==> flow/design.v <==
module pc_counter(
		input clk,
		input reset,
		input [31:0] next_addr,
		output reg [31:0] current,
		input hazardStall);
	always @(posedge clk) begin
		if (reset == 1)
			current <= 32'h00003000;
		else if (hazardStall == 0)
			current <= next_addr;
	end
endmodule
module alu( output reg[31:0] aluresult, output zero,
            input[3:0] operation, input[31:0] data_a, input [31:0] data_b );
  assign zero = (aluresult == 32'b0);
  always @(*) begin
    case (operation)
      4'b0000: begin  
        aluresult = data_a & data_b;
      end
      4'b0001: begin  
        aluresult = data_a | data_b;
      end
      4'b0010: begin  
        aluresult = data_a + data_b;
      end
      4'b0110: begin  
        aluresult = data_a - data_b;
      end
      4'b0111: begin  
        if  
          ((data_a[31] == 1) && (data_b [31] == 0))
          begin
          aluresult = 1;
        end
       else if  
          ((data_b[31] == 1) && (data_a [31] == 0))
          begin
          aluresult = 0;
        end
        else  
        begin
          aluresult =  data_a < data_b ? 1 : 0;
      end
      end
      4'b1100: begin  
        aluresult = ~( data_a  | data_b );
      end
      default: begin
        aluresult = data_a + data_b;
      end
    endcase
  end
endmodule
module mux32_2_1(
	input s,
	input [31:0] in0,
	input [31:0] in1,
	output reg [31:0] out
	);
	always @(*)
		if (s==1) begin
			out = in1;
		end
		else begin
			out = in0;
		end
endmodule
module InstructionFetch(
    input clk,
		input reset,
		output [31:0] inst_addr,
		input [31:0] aluAddresult,
		output [31:0] instr_add_4,
		input pcSrc,
		input hazardStall,  
		input jump,
		input [31:0] jumpMux1
		);
	wire [31:0] next_addr;
	pc_counter pc_counter(
	    .clk (clk),
			.reset    (reset   ), 	 
			.next_addr    (next_addr), 	 
			.current  (inst_addr),	 
			.hazardStall(hazardStall));
	wire [31:0] mux2mux;
	mux32_2_1 mux32_2_1_b (
			.s    (pcSrc   ),  
			.in0  (instr_add_4 ),   
			.in1  (aluAddresult ),  
			.out  (mux2mux ));  
	alu aluPLus4 (
			.aluresult  (instr_add_4),  
			.zero       (      ), 		
			.operation  (4'b0010 ), 	 
			.data_a     (inst_addr), 	 
			.data_b     (32'd4    ));		 
  mux32_2_1 mux32_2_1_j (
			.s    (jump   ),  
			.in0  (mux2mux ),   
			.in1  (jumpMux1),  
			.out  (next_addr ));  
endmodule
module IFIDPipeReg(
		input reset,
		input[31:0] instr_add_4,
		output reg [31:0] IFIDinstr_add_4,
		input[31:0] instr,
		output reg [31:0] IFIDinstr,
		input ifFlush,  
		input stall,
		input clk);  
	always @(posedge clk)
	begin
		if (reset == 1) begin
			IFIDinstr <= 32'h0000;
		end
		else if (stall == 1) begin
			IFIDinstr <= IFIDinstr;
		end
		else if (ifFlush == 1) begin
			IFIDinstr <= 32'h0000;
		end
		else begin
			IFIDinstr_add_4 <= instr_add_4;
			IFIDinstr <= instr;
		end
	end
endmodule
module controlunit ( output reg regdest, output reg jump, output reg branch, output reg memread,
                     output reg memtoreg, output reg memwrite, output reg alusrc, output reg regwrite,
                     output reg[1:0] aluop, input [5:0] opcode );
  always @(*) begin
    {regdest, alusrc, memtoreg, regwrite, memread, memwrite, branch, jump, aluop}=10'b0000000000;
    case (opcode)
      6'b000000: begin  
        regdest = 1;
        regwrite = 1;
        aluop = 2'b10;
      end
      6'b100011: begin  
        alusrc = 1;
        memtoreg = 1;
        regwrite = 1;
        memread = 1;
      end
      6'b101011: begin  
        alusrc = 1;
	   memwrite = 1;
      end
      6'b000100: begin  
        branch = 1;
        aluop = 2'b01;
      end
      6'b001000: begin  
        regwrite = 1;
	alusrc = 1;
      end
      6'b001001: begin  
        regwrite = 1;
	   alusrc = 1;
      end
      6'b000010: begin  
        jump = 1;
      end
    endcase
  end
endmodule
module sign_extend(
	input [15:0] extendMe,
	output reg [31:0] extended);
	always @(*)
		begin if
				(extendMe[15] == 0)
			extended =  {16'b0000000000000000, extendMe};
		else
			extended =  {16'b1111111111111111, extendMe};
		end
endmodule
module shiftleft2(
	input [29:0] shiftMe,
	output reg [31:0] shifted);
	always @(*) begin
		shifted = {shiftMe[29:0], 2'b00};
	end
endmodule
module combineSLPC4(
	input [3:0] aluPlus4,
	input [25:0] instr,
	output reg [31:0] out
	);
	always @(*) begin
		out = {aluPlus4, instr, 2'b00};
	end
endmodule
module reg_file(
input [4:0] readReg1, readReg2, writeReg,
input [31:0] writeData,
input regWrite, clk,
output reg [31:0] readData1, readData2
);
reg [31:0] regFile [31:0];
always @(*) begin
	if (readReg1 == 0)
		readData1 = 0;
	else if (regWrite && writeReg == readReg1)
		readData1 = writeData;
	else
		readData1 = regFile[readReg1];
	if (readReg2 == 0)
		readData2 = 0;
	else if (regWrite && writeReg == readReg2)
		readData2 = writeData;
	else
		readData2 = regFile[readReg2];
end
always @(posedge clk) begin
	if (regWrite && writeReg != 0)
		regFile[writeReg] <= writeData;
end
endmodule
module comparator(
		input [31:0] readData1,
		input [31:0] readData2,
		output reg IFFlush,
		input [5:0] IFIDinstr,
		output reg PCSrc,
		output reg jump,
		output zero
		);
	alu alu (
			.aluresult  (  ),
			.zero       (zero      ),
			.operation  (4'b0110 ),
			.data_a     (readData1    ),
			.data_b     (readData2    ));
	always @(*) begin
    case (IFIDinstr)
      6'b000010: begin
		IFFlush = 1;
		PCSrc = 0;
		jump = 1;
      end
      6'b000100: begin  
		IFFlush = zero;
		PCSrc = zero;
		jump = 0;
      end
      default: begin
        IFFlush = 0;
		PCSrc = 0;
		jump = 0;
      end
    endcase
  end
endmodule
module andGate(input in0, input in1, output reg out);
	always @(*) begin
		if ((in0 == 1 ) && (in1 == 1))
				out = 1;
		else
			out = 0;
		end
endmodule
module InstructionDecode(
		input [31:0] IFIDinstr,
		input [31:0] IFIDinstr_add_4,
		output [31:0] aluAddresult,
		input [4:0] writeReg,
		input [31:0] writeData,
		input regWrite,
		input clk,
		input stall,
		output [31:0] readData1,
		output [31:0] data_out,
		output ifflush,
		output pcSrc,
		output [31:0] signExtended,
		output jump,
		output [31:0] aluAddB
		);
	wire [31:0] branchOffset;
	sign_extend sign_extend (
			.extendMe  (IFIDinstr[15:0]),  
			.extended  (signExtended));  
	shiftleft2 shiftleft2 (
			.shiftMe  (signExtended[29:0]),   
			.shifted  (branchOffset ));		 
	alu aluAdd (
			.aluresult  (aluAddresult ),  
			.zero       (      ),  
			.operation  (4'b0010),  
			.data_a     (IFIDinstr_add_4  ),   
			.data_b     (branchOffset    ));  
	combineSLPC4 combineSLPC4 (
		.aluPlus4  (IFIDinstr_add_4[31:28]),  
		.instr  (IFIDinstr[25:0] ),  
		.out  (aluAddB ));	 
	reg_file reg_file (
			.readReg1   (IFIDinstr[25:21]),  
			.readReg2   (IFIDinstr[20:16]),  
			.writeReg   (writeReg  ),    
			.writeData  (writeData ),    
			.regWrite   (regWrite  ),    
			.clk        (clk       ),    
			.readData1  (readData1 ),    
			.readData2  (data_out ));   
	wire ifflushInternal, pcSrcAnd, jumpInternal, zero;
	comparator c1(
			.readData1 (readData1),
			.readData2 (data_out),
			.IFFlush (ifflushInternal),
			.IFIDinstr (IFIDinstr[31:26]),
			.PCSrc (pcSrcAnd),
			.jump (jumpInternal),
			.zero (zero));
	wire go = ~stall;
	andGate andGate (
		.in0  (ifflushInternal ),
		.in1  (go ),
		.out  (ifflush ));
	andGate andGate2 (
		.in0  (pcSrcAnd ),
		.in1  (go ),
		.out  (pcSrc ));
	andGate andGate3 (
		.in0  (jumpInternal ),
		.in1  (go ),
		.out  (jump ));
endmodule
module IDEXPipeReg(
	input reset,
	input bubble,
	input regdestID,
	input mem_readID,
	input memtoregID,
	input MemWriteSafe,
	input alusrcID,
	input RegWriteHazardSafe,
	input [1:0] aluopID,
	output reg regdest,
	output reg mem_readEX,
	output reg memtoregEX,
	output reg MemWriteSafeEX,
	output reg alusrc,
	output reg RegWriteHazardSafeEX,
	output reg [1:0] aluop,
	input  [31:0] readData1ID,
	input  [31:0] readData2ID,
	output reg [31:0] readData1EX,
	output reg  [31:0] readData2EX,
	input [31:0] extendedID,
	output reg [31:0] extendedEX,
	input [31:0] IFIDinstr,
	output reg [31:0] IDEXinstr,
	input clk);
	always @(posedge clk)
	begin
		if (reset == 1 || bubble == 1) begin
			mem_readEX <= 0;
			MemWriteSafeEX <= 0;
			RegWriteHazardSafeEX <= 0;
		end
		else begin
			mem_readEX <= mem_readID;
			MemWriteSafeEX <= MemWriteSafe;
			RegWriteHazardSafeEX <= RegWriteHazardSafe;
		end
		regdest <= regdestID;
		memtoregEX <= memtoregID;
		alusrc <= alusrcID;
		aluop <= aluopID;
		readData1EX <= readData1ID;
		readData2EX <= readData2ID;
		extendedEX <= extendedID;
		IDEXinstr <= IFIDinstr;
	end
endmodule
module alu_control(input[1:0] aluop, input[5:0] funct, output reg[3:0] operation );
  always @(*) begin
    if (aluop == 2'b00)
      operation = 4'b0010;       
    else if (aluop == 2'b01)
      operation = 4'b0110;       
    else if (aluop == 2'b10 && funct == 6'b100000)
      operation = 4'b0010;       
    else if (aluop[1] == 1 && funct == 6'b100010)
      operation = 4'b0110;        
    else if (aluop == 2'b10 && funct == 6'b100100)
      operation = 4'b0000;       
    else if (aluop == 2'b10 && funct== 6'b100101)
      operation = 4'b0001;       
    else if (aluop == 2'b10 && funct == 6'b101010)
      operation = 4'b0111;       
    else
      operation = 4'b0010;       
  end
endmodule
module mux4_4_1(
		input [31:0] IDEX,
		input [31:0] EXMEM,
		input [31:0] MEMWB,
		input [1:0] s,
		output reg [31:0] aluInput);
	always @(*)
	    case (s)
     2'b10 : begin 
        aluInput = EXMEM;
      end
     2'b01 : begin 
        aluInput = MEMWB;
      end
     default : begin 
        aluInput = IDEX;
      end
	    endcase
endmodule
module mux4_2_1(
		input [4:0] in0,
		input [4:0] in1,
		input s,
		output reg [4:0] out);
	always @(*)
		if (s==1) begin
			out = in1;
	 end
	 else begin
			out = in0;
	 end
endmodule
module execute(
		input [1:0] alu_op,
		output [31:0] data_addrEXMEM,
		input [31:0] IDEXreadData1,
		input [31:0] IDEXreadData2,
		input [31:0] EXMEMresult,
		input [31:0] MEMWBresult,
		input [31:0] IDEXsignExtended,
		input [31:0] IDEXinstr,
		input alu_src,
		input [1:0] fwdA,
		input [1:0] fwdB,
		input regdest,
		output [4:0] writeReg,
		output [31:0] fwdBMux
		);
	wire [3:0] operation;
	alu_control alu_control (
			.aluop      (alu_op),   
			.funct      (IDEXinstr[5:0]     ),  
			.operation  (operation ));  
	wire [31:0] readData1;
	wire [31:0] readData2;
	mux4_4_1 fwdmuxa (
			.IDEX      (IDEXreadData1     ),
			.EXMEM     (EXMEMresult       ),
			.MEMWB     (MEMWBresult       ),
			.s         (fwdA        ),
			.aluInput  (readData1 ));
	mux4_4_1 fwdmuxb (
			.IDEX      (IDEXreadData2     ),
			.EXMEM     (EXMEMresult       ),
			.MEMWB     (MEMWBresult       ),
			.s         (fwdB        ),
			.aluInput  (fwdBMux ));
	mux32_2_1 mux32_2_1 (
			.s    (alu_src   ),
			.in0  (fwdBMux ),
			.in1  (IDEXsignExtended ),
			.out  (readData2 ));
	alu aluMain (
			.aluresult  (data_addrEXMEM),
			.zero       (      ),
			.operation  (operation ),
			.data_a     (readData1    ),
			.data_b     (readData2    ));
	mux4_2_1 mux4_2_1 (
			.in0  (IDEXinstr[20:16]),
			.in1  (IDEXinstr[15:11]),
			.s    (regdest),
			.out  (writeReg));
endmodule
module EXMEMPipeReg(
		input reset,
		input [4:0] writeRegEX,
		input [31:0] data_addrEX,
		input [31:0] writeDataEX,
		input mem_readEX, memwrite,
		input RegWriteEx, memtoregEX,
		output reg [4:0] writeRegMEM,
		output reg [31:0] data_addr,
		output reg [31:0] writeData,
		output reg mem_read, mem_write,
		output reg RegWriteMem, memtoregMEM,
		input clk);
	always @(posedge clk) begin
		if (reset == 1) begin
			mem_read <= 0;
			mem_write <= 0;
			RegWriteMem <= 0;
		end
		else begin
			mem_read <= mem_readEX;
			mem_write <= memwrite;
			RegWriteMem <= RegWriteEx;
		end
		writeRegMEM <= writeRegEX;
		data_addr <= data_addrEX;
		writeData <= writeDataEX;
		memtoregMEM <= memtoregEX;
	end
endmodule
module MEMWBPipeReg(
	input reset,
	input [31:0] read_data,
	input [31:0] data_addr,
	input [4:0] writeRegMem,
	input regWriteMem,
	input memtoregMem,
	output reg [31:0] read_dataIF,
	output reg [31:0] data_addrIF,
	output reg [4:0] writeRegMemIF,
	output reg regWrite,
	output reg memtoreg,
	input clk);
	always @(posedge clk) begin
		if (reset == 1)
			regWrite <= 0;
		else
			regWrite <= regWriteMem;
		data_addrIF <= data_addr;
		memtoreg <= memtoregMem;
		writeRegMemIF <= writeRegMem;
		read_dataIF <= read_data;
	end
endmodule
module HazardDetector(
		input [4:0] IDEXinstrRt2016,
		input [4:0] IFIDinstrRs2521,
		input [4:0] IFIDinstrRt2016,
		input IDEXMemRead,
		input IDbranch,
		input IDEXRegWrite,
		input [4:0] IDEXWriteReg,
		input EXMEMRegWrite,
		input [4:0] EXMEMWriteReg,
		output reg stall,
		input RegWrite,
		input MemWrite,
		output reg RegWriteSafe,
		output reg MemWriteSafe);
	reg loadUse, branchWait;
	always @(*) begin
		loadUse = (IDEXMemRead == 1) &&
			((IDEXinstrRt2016 == IFIDinstrRs2521) || (IDEXinstrRt2016 == IFIDinstrRt2016));
		branchWait = (IDbranch == 1) && (
			((IDEXRegWrite == 1) && (IDEXWriteReg != 0) &&
			 ((IDEXWriteReg == IFIDinstrRs2521) || (IDEXWriteReg == IFIDinstrRt2016))) ||
			((EXMEMRegWrite == 1) && (EXMEMWriteReg != 0) &&
			 ((EXMEMWriteReg == IFIDinstrRs2521) || (EXMEMWriteReg == IFIDinstrRt2016))));
		stall = loadUse || branchWait;
		if (stall) begin
			RegWriteSafe = 0;
			MemWriteSafe = 0;
		end
		else begin
			RegWriteSafe = RegWrite;
			MemWriteSafe = MemWrite;
		end
	end
endmodule
module ForwardingUnit(
		input [4:0] IDEXinstrRt2016,
		input [4:0] IDEXinstrRs2521,
		input EXMEMRegWrite,
		input [4:0] EXMEMRegRd1511,
		input MEMWBRegWrite,
		input [4:0] MEMWBRegRd1511,
		output reg [1:0] fwdA,
		output reg [1:0] fwdB
		);
	always @(*)
	begin
		fwdA = 2'b00;
		fwdB = 2'b00;
		if ((EXMEMRegWrite == 1) && (EXMEMRegRd1511 != 0)) begin
			if (EXMEMRegRd1511 == IDEXinstrRs2521) begin
				fwdA = 2'b10;
			end
			if (EXMEMRegRd1511 == IDEXinstrRt2016) begin
				fwdB = 2'b10;
			end
		end
		if ((EXMEMRegWrite == 0) || (EXMEMRegRd1511 == 0 || EXMEMRegRd1511 != IDEXinstrRs2521)) begin
			if ((MEMWBRegWrite == 1) && (MEMWBRegRd1511 != 0)) begin
				if (MEMWBRegRd1511 == IDEXinstrRs2521) begin
					fwdA = 2'b01;
				end
			end
		end
		if ((EXMEMRegWrite == 0) || (EXMEMRegRd1511 == 0 || EXMEMRegRd1511 != IDEXinstrRt2016)) begin
			if ((MEMWBRegWrite == 1) && (MEMWBRegRd1511 != 0)) begin
				if (MEMWBRegRd1511 == IDEXinstrRt2016) begin
					fwdB = 2'b01;
				end
			end
		end
	end
endmodule
module pipelineProcessor(
	input clk,
	input reset,
	output [31:0]  inst_addr,
	input  [31:0]  instr,
	output [31:0]  data_addr,
	output  [31:0]  data_out,
	output        mem_read,
	output          mem_write,
	input  [31:0]  data_in
	);
	wire [31:0] instr_add_4;
	wire [31:0] aluAddresult;
	wire [31:0] IFIDinstr;
	wire [31:0] jumpMux1;
	wire pcSrc, jump, stall, ifFlush;
	InstructionFetch InstructionFetch (
	  .clk   (clk),
		.reset         (reset        ),
		.inst_addr     (inst_addr    ),
		.aluAddresult  (aluAddresult ),
		.instr_add_4   (instr_add_4  ),
		.pcSrc         (pcSrc        ),
		.hazardStall	(stall ),
		.jump         (jump),
		.jumpMux1     (jumpMux1));
	wire [31:0] IFIDinstr_add_4;
	IFIDPipeReg IFIDPipeReg (
		.reset            (reset           ),
		.instr_add_4      (instr_add_4     ),
		.IFIDinstr_add_4  (IFIDinstr_add_4 ),
		.instr            (instr           ),
		.IFIDinstr        (IFIDinstr       ),
		.ifFlush          (ifFlush         ),
		.stall            (stall           ),
		.clk              (clk             ));
	wire [1:0] aluopID;
	wire regdestID, jumpID, branchID, mem_readID, memtoregID, MemWriteHazard;
	wire alusrcID, RegWriteHazard;
	controlunit controlunit (
		.regdest   (regdestID  ),
		.jump      (jumpID     ),
		.branch    (branchID   ),
		.memread   (mem_readID  ),
		.memtoreg  (memtoregID ),
		.memwrite  (MemWriteHazard ),
		.alusrc    (alusrcID   ),
		.regwrite  (RegWriteHazard ),
		.aluop     (aluopID    ),
		.opcode    (IFIDinstr[31:26]   ));
	wire [31:0] readData1ID;
	wire [31:0] readData2ID;
	wire [31:0] signExtended;
	wire [4:0] writeReg;
	wire [31:0] writeData;
	wire regWrite;
	InstructionDecode InstructionDecode (
		.IFIDinstr        (IFIDinstr       ),
		.IFIDinstr_add_4  (IFIDinstr_add_4 ),
		.aluAddresult     (aluAddresult    ),
		.writeReg         (writeReg        ),
		.writeData        (writeData       ),
		.regWrite         (regWrite        ),
		.clk              (clk             ),
		.stall            (stall           ),
		.readData1        (readData1ID       ),
		.data_out         (readData2ID        ),
		.ifflush          (ifFlush         ),
		.pcSrc            (pcSrc           ),
		.signExtended     (signExtended    ),
		.jump 			  (jump)			,
		.aluAddB		  (jumpMux1));
	wire [31:0] extendedEX;
	wire [31:0] IDEXreadData1, IDEXreadData2, IDEXinstr2;
	wire [1:0] alu_op;
	wire regdest, mem_readEX, memtoregEX, mem_writeEX, alusrc, RegWriteEx;
	wire RegWriteSafe, MemWriteSafe;
	IDEXPipeReg IDEXPipeReg (
		.reset                 (reset                ),
		.bubble                (stall                ),
		.regdestID             (regdestID            ),
		.mem_readID            (mem_readID           ),
		.memtoregID            (memtoregID           ),
		.MemWriteSafe          (MemWriteSafe         ),
		.alusrcID              (alusrcID             ),
		.RegWriteHazardSafe    (RegWriteSafe  		 ),
		.aluopID               (aluopID              ),
		.regdest               (regdest              ),
		.mem_readEX            (mem_readEX           ),
		.memtoregEX            (memtoregEX           ),
		.MemWriteSafeEX        (mem_writeEX       ),
		.alusrc                (alusrc               ),
		.RegWriteHazardSafeEX  (RegWriteEx		 ),
		.aluop                 (alu_op                ),
		.readData1ID           (readData1ID          ),
		.readData2ID           (readData2ID          ),
		.readData1EX           (IDEXreadData1          ),
		.readData2EX           (IDEXreadData2          ),
		.extendedID            (signExtended           ),
		.extendedEX            (extendedEX           ),
		.IFIDinstr			   (IFIDinstr			  ),
		.IDEXinstr				(IDEXinstr2			  ),
		.clk                   (clk                  ));
	wire [31:0] data_addrEX;
	wire [1:0] fwdA, fwdB;
	wire [4:0] writeRegEX;
	wire [31:0] writeDataEX;
	execute execute (
		.alu_op            (alu_op           ),
		.data_addrEXMEM    (data_addrEX   ),
		.IDEXreadData1     (IDEXreadData1    ),
		.IDEXreadData2     (IDEXreadData2    ),
		.EXMEMresult       (data_addr      ),
		.MEMWBresult       (writeData      ),
		.IDEXsignExtended  (extendedEX  ),
		.IDEXinstr         (IDEXinstr2        ),
		.alu_src           (alusrc          ),
		.fwdA              (fwdA             ),
		.fwdB              (fwdB             ),
		.regdest           (regdest          ),
		.writeReg          (writeRegEX       ),
		.fwdBMux		   (writeDataEX		));
	wire [4:0] writeRegMEM;
	wire RegWriteMem, memtoregMEM;
	EXMEMPipeReg EXMEMPipeReg (
		.reset        (reset       ),
		.writeRegEX   (writeRegEX  ),
		.data_addrEX  (data_addrEX ),
		.writeDataEX  (writeDataEX ),
		.mem_readEX   (mem_readEX  ),
		.memwrite     (mem_writeEX    ),
		.RegWriteEx   (RegWriteEx  ),
		.memtoregEX   (memtoregEX  ),
		.writeRegMEM  (writeRegMEM ),
		.data_addr    (data_addr   ),
		.writeData    (data_out   ),
		.mem_read     (mem_read    ),
		.mem_write    (mem_write   ),
		.RegWriteMem  (RegWriteMem ),
		.memtoregMEM  (memtoregMEM ),
		.clk          (clk         ));
	wire [31:0] read_dataIF, data_addrIF;
	wire memtoreg;
	MEMWBPipeReg MEMWBPipeReg (
		.reset          (reset         ),
		.read_data      (data_in     ),
		.data_addr      (data_addr     ),
		.writeRegMem    (writeRegMEM   ),
		.regWriteMem    (RegWriteMem  ),
		.memtoregMem    (memtoregMEM   ),
		.read_dataIF    (read_dataIF   ),
		.data_addrIF    (data_addrIF   ),
		.writeRegMemIF  (writeReg ),
		.regWrite       (regWrite      ),
		.memtoreg       (memtoreg      ),
		.clk            (clk           ));
	mux32_2_1 mux32_2_1data (
		.s    (memtoreg   ),
		.in0  (data_addrIF ),
		.in1  (read_dataIF ),
		.out  (writeData ));
	HazardDetector HazardDetector (
		.IDEXinstrRt2016  (IDEXinstr2[20:16] ),
		.IFIDinstrRs2521  (IFIDinstr[25:21] ),
		.IFIDinstrRt2016  (IFIDinstr[20:16] ),
		.IDEXMemRead      (mem_readEX     ),
		.IDbranch         (branchID        ),
		.IDEXRegWrite     (RegWriteEx      ),
		.IDEXWriteReg     (writeRegEX      ),
		.EXMEMRegWrite    (RegWriteMem     ),
		.EXMEMWriteReg    (writeRegMEM     ),
		.stall            (stall           ),
		.RegWrite         (RegWriteHazard        ),
		.MemWrite         (MemWriteHazard        ),
		.RegWriteSafe     (RegWriteSafe    ),
		.MemWriteSafe     (MemWriteSafe    ));
	ForwardingUnit ForwardingUnit (
		.IDEXinstrRt2016  (IDEXinstr2[20:16] ),
		.IDEXinstrRs2521  (IDEXinstr2[25:21] ),
		.EXMEMRegWrite    (RegWriteMem   ),
		.EXMEMRegRd1511   (writeRegMEM  ),
		.MEMWBRegWrite    (regWrite   ),
		.MEMWBRegRd1511   (writeReg  ),
		.fwdA             (fwdA            ),
		.fwdB             (fwdB            ));
endmodule
# Step by step through the tools: pipelineProcessor
# Tool output for the design above, in the order of the flow.
# Lines are those of the file above, counted from 1.
# Library cell names are shortened.
# Not given: --
# design
top_module,pipelineProcessor
clk_port,clk
lib,sky130hd
corner,tt_025C_1v80

# After elaboration
# Counts by Yosys on the flattened word-level netlist (proc, flatten, opt, wreduce; memories kept). Print and check cells are left out. Cells with the same type and inputs are merged into one.
# Memory sizes are those after Yosys's memory passes, which may raise the word count (mostly to a power of two), join words into wider ones and drop unused or constant bits.
# bits
word_cells,174
inputBits,66
mem_bits_ro,0
ff_bits,370
output_inout_bits,98
ramBits,1024
latchBits,0
clocked_rd_ports_x_width,64
n_memories,1
# mem_list
memory,size,word_bits,rd,write_ports,line,rtl
InstructionDecode.reg_file.regFile,32,32,2,1,204,reg [31:0] regFile [31:0];
# classes
n_mux,54
n_eq,35
n_reduce_logical,43
n_div,0
n_cmp,1
multipliers,0
n_shift,0
add_sub_neg,5
n_logic,9
# ops
operator,n
two-way mux 32 bit,11
case mux 32 bit (select 5 bit),1
case mux 32 bit (select 2 bit),2
adder 32 bit,2
subtractor 32 bit,2
== test 5 bit,12
== test 6 bit (second input constant),7
adder 32 x 3 -> 32 bit (second input constant),1
< comparator 32 bit,1
bitwise AND 32 bit,1
bitwise OR 32 bit,1
inverter 32 bit,1
logical NOT 32 bit,1
two-way mux 5 bit,6
two-way mux 2 bit,10
logical AND 1 bit,19
two-way mux 3 bit,6
logical NOT 5 bit,3
nonzero test 5 bit,3
two-way mux 1 bit,15
== test 6 x 4 -> 1 bit (second input constant),2
logical OR 1 bit,10
inequality test 5 bit,2
== test 4 x 3 -> 1 bit (second input constant),2
OR reduction 4 bit,2
inverter 1 bit,6
== test 2 x 1 -> 1 bit (second input constant),3
== test 2 bit (second input constant),3
# Other operator kinds: 12; their cells: 12.

# Logic depth
# Yosys ltp: most cells in a row. Word level: on the elaborated netlist, between registers, memories and ports. Mapped: between sequential cells and ports; inverters and the memories' decode and read muxes count.
# logic_depth
depth_word,14
ABC_AREA,1
mapped_depth,37
mapped_depth_nobuf,34

# Netlist
# Source: synth_stat.txt of the flow (Yosys; design flattened, memories mapped). It holds for the ABC_AREA given above (unset counts as 0); a run with the other value may have another netlist.
# The area totals of this step are shown rounded.
# by_type
cell_type,n,type_area_um2
edfxtp_1,1056,3.17E+04
o21ai_0,1608,8.05E+03
dfxtp_1,316,6.33E+03
a21oi_1,793,3.97E+03
nor2_1,784,2.94E+03
nand2_1,668,2.51E+03
inv_1,637,2.39E+03
o221ai_1,246,2.15E+03
ha_1,162,2.03E+03
nand3_1,340,1.7E+03
clkbuf_1,438,1.64E+03
xor2_1,82,718.189
a22oi_1,64,480.461
o22ai_1,72,450.432
buf_2,72,360.346
o21a_1,38,285.274
xnor2_1,29,253.994
o211ai_1,29,217.709
# Not listed: further types 49, cells in them 348.
# synth_totals
area_um2,70700
seqArea_um2,38000
flip_flops,1372
buffers,558
mapped_cells,7782

# Path before layout
# Path of least setup slack by OpenSTA after synthesis, without wires, with an ideal clock, recovery checks aside; 20% of the period is set as input and as output delay. Where synthesis merged equal registers, the netlist keeps one of their names.
# synth_path
kind,register -> register
start,register (name not given)
end,register IFIDPipeReg.IFIDinstr_add_4[0]
clock_period_ns,9.0
slack_ns,3.499
path_delay_ns,5.501
arrival_ns,5.080
required_ns,8.579
t_first_pin_ns,0.000
stages,25
n_path_buf,6
setup_ns,0.421
period_less_setup_slack_ns,5.501
# "path_delay_ns" = arrival - input delay + setup time.
# "stages" counts driving pins, that of a launching flip-flop among them; a cell with two outputs on the path counts twice.
# "period_less_setup_slack_ns" is the clock period less the worst setup slack; recovery checks do not enter. This is arithmetic on one report: input and output delays are still those of the set period (20% each).
# synth_via
cell_sequence,dfxtp_1 > buf_4 > buf_2 > buf_2 > clkbuf_1 > clkbuf_1 > clkbuf_1 > a21oi_1 > o221ai_1 > nand3_1 > nand3_1 > a21oi_1 > ha_1 > a21oi_1 > o21bai_1 > a21oi_1 > nand2_1 > nand2_1 > nand2_1 > a21oi_1 > xnor2_1 > nor2_4 > nand3_4 > nand2_4 > nor2_1
# synth_rtl
element,line,rtl
"end, assigned",127,IFIDinstr_add_4 <= instr_add_4;
"end, declared",109,"output reg [31:0] IFIDinstr_add_4,"
# Chain of elaborated cells between the ends: none given.
# Nets of the timed path that keep an RTL name, with a line that drives or declares them; the list need not be complete.
# synth_named_nets
net,line,rtl
IDEXPipeReg.readData1ID[5],206,if (readReg1 == 0)

# Worst path after layout
# From the final timing report of flow run 1: the path of least setup slack in the routed layout; clock arrival at registers is part of the times.
# layout_path
kind,register -> register
start,register (name not given)
end,register InstructionFetch.pc_counter.current[3]
clock_period_ns,12.0
setup_ns,0.11
t_first_pin_ns,0.83
slack_ns,3.82
stages,30
required_ns,12.73
n_path_buf,2
arrival_ns,8.91
# layout_via
cell_sequence,dfxtp_4 > buf_4 > buf_4 > a21oi_1 > o21ai_0 > o21ai_0 > o221ai_1 > nand3_1 > a21oi_1 > a211oi_1 > ha_1 > nand2_1 > nor2_1 > inv_1 > nor2_1 > nand4_1 > nand4_1 > nand2_1 > nor2_1 > nand2_1 > nor2_1 > nand3_2 > nor2_4 > nand3_4 > nand2_4 > inv_2 > nand2_1 > nand2_1 > nor2_1 > nor2_1
# layout_rtl
element,line,rtl
"end, assigned",9,current <= 32'h00003000;
"end, assigned",11,current <= next_addr;
"end, declared",5,"output reg [31:0] current,"
# Chain of elaborated cells between the ends: none given.
# Nets of the timed path that keep an RTL name, with a line that drives or declares them; the list need not be complete.
# layout_named_nets
net,line,rtl
IDEXPipeReg.readData1ID[12],206,if (readReg1 == 0)

# Record of 6 stored runs of the RTL-to-layout flow on pipelineProcessor, platform sky130hd. The runs are unordered. Constraints: input delay and output delay 20% of the set period each, output load 0.01 pF.
# By "power_total_uw" is meant OpenSTA's value without simulated activity: inputs other than the clock are taken to toggle once in ten clock periods, and the tool carries that through the logic.
# Values from the reports are rounded here.
# Among the settings, -- means not set for that run.
# Among the results, -- means that no value is shown for the run.
run name,ABC_AREA,CAP_MARGIN,CORE_UTILIZATION,GPL_TIMING_DRIVEN,PLACE_DENSITY_LB_ADDON,SLEW_MARGIN,TNS_END_PERCENT,period_ns,CORE_MARGIN,CELL_PAD_IN_SITES_DETAIL_PLACEMENT,CELL_PAD_IN_SITES_GLOBAL_PLACEMENT,CORE_ASPECT_RATIO,CTS_CLUSTER_SIZE,SETUP_SLACK_MARGIN,PLACE_DENSITY,GPL_ROUTABILITY_DRIVEN,HOLD_SLACK_MARGIN,synth_chip_area_um2,final_util_pct,power_total_uw,worst_setup_slack_ns,die_footprint_um2,final_setup_tns_ns
flow run 1,1,35,20,1,0.02,15,70,12.0,2,--,--,--,--,--,--,--,--,70700,24.0,15900,3.82,358000,0.000
flow run 2,--,20,28,--,--,20,--,11.6,2,0,1,1.07,12,2.95,--,--,--,67900,32.5,14800,3.55,247000,0.000
flow run 3,--,20,40,--,--,20,--,7.73,2,--,--,--,--,2.24,0.6,--,--,67900,49.6,23200,1.60,173000,0.000
flow run 4,1,0,58,1,--,20,--,7.69,7,2,1,1.1,13,2.16,--,0,0.13,--,--,--,--,--,--
flow run 5,--,5,40,--,--,20,--,9.0,7,1,--,--,91,--,--,--,--,67900,45.8,19100,0.959,182000,0.000
flow run 6,--,25,32,--,--,30,--,5.35,2,2,3,1.21,--,--,0.42,--,0.12,67900,42.5,36900,-0.824,216000,-81.7
# Flow run 4: no final report: placement broke off with DPL-0033
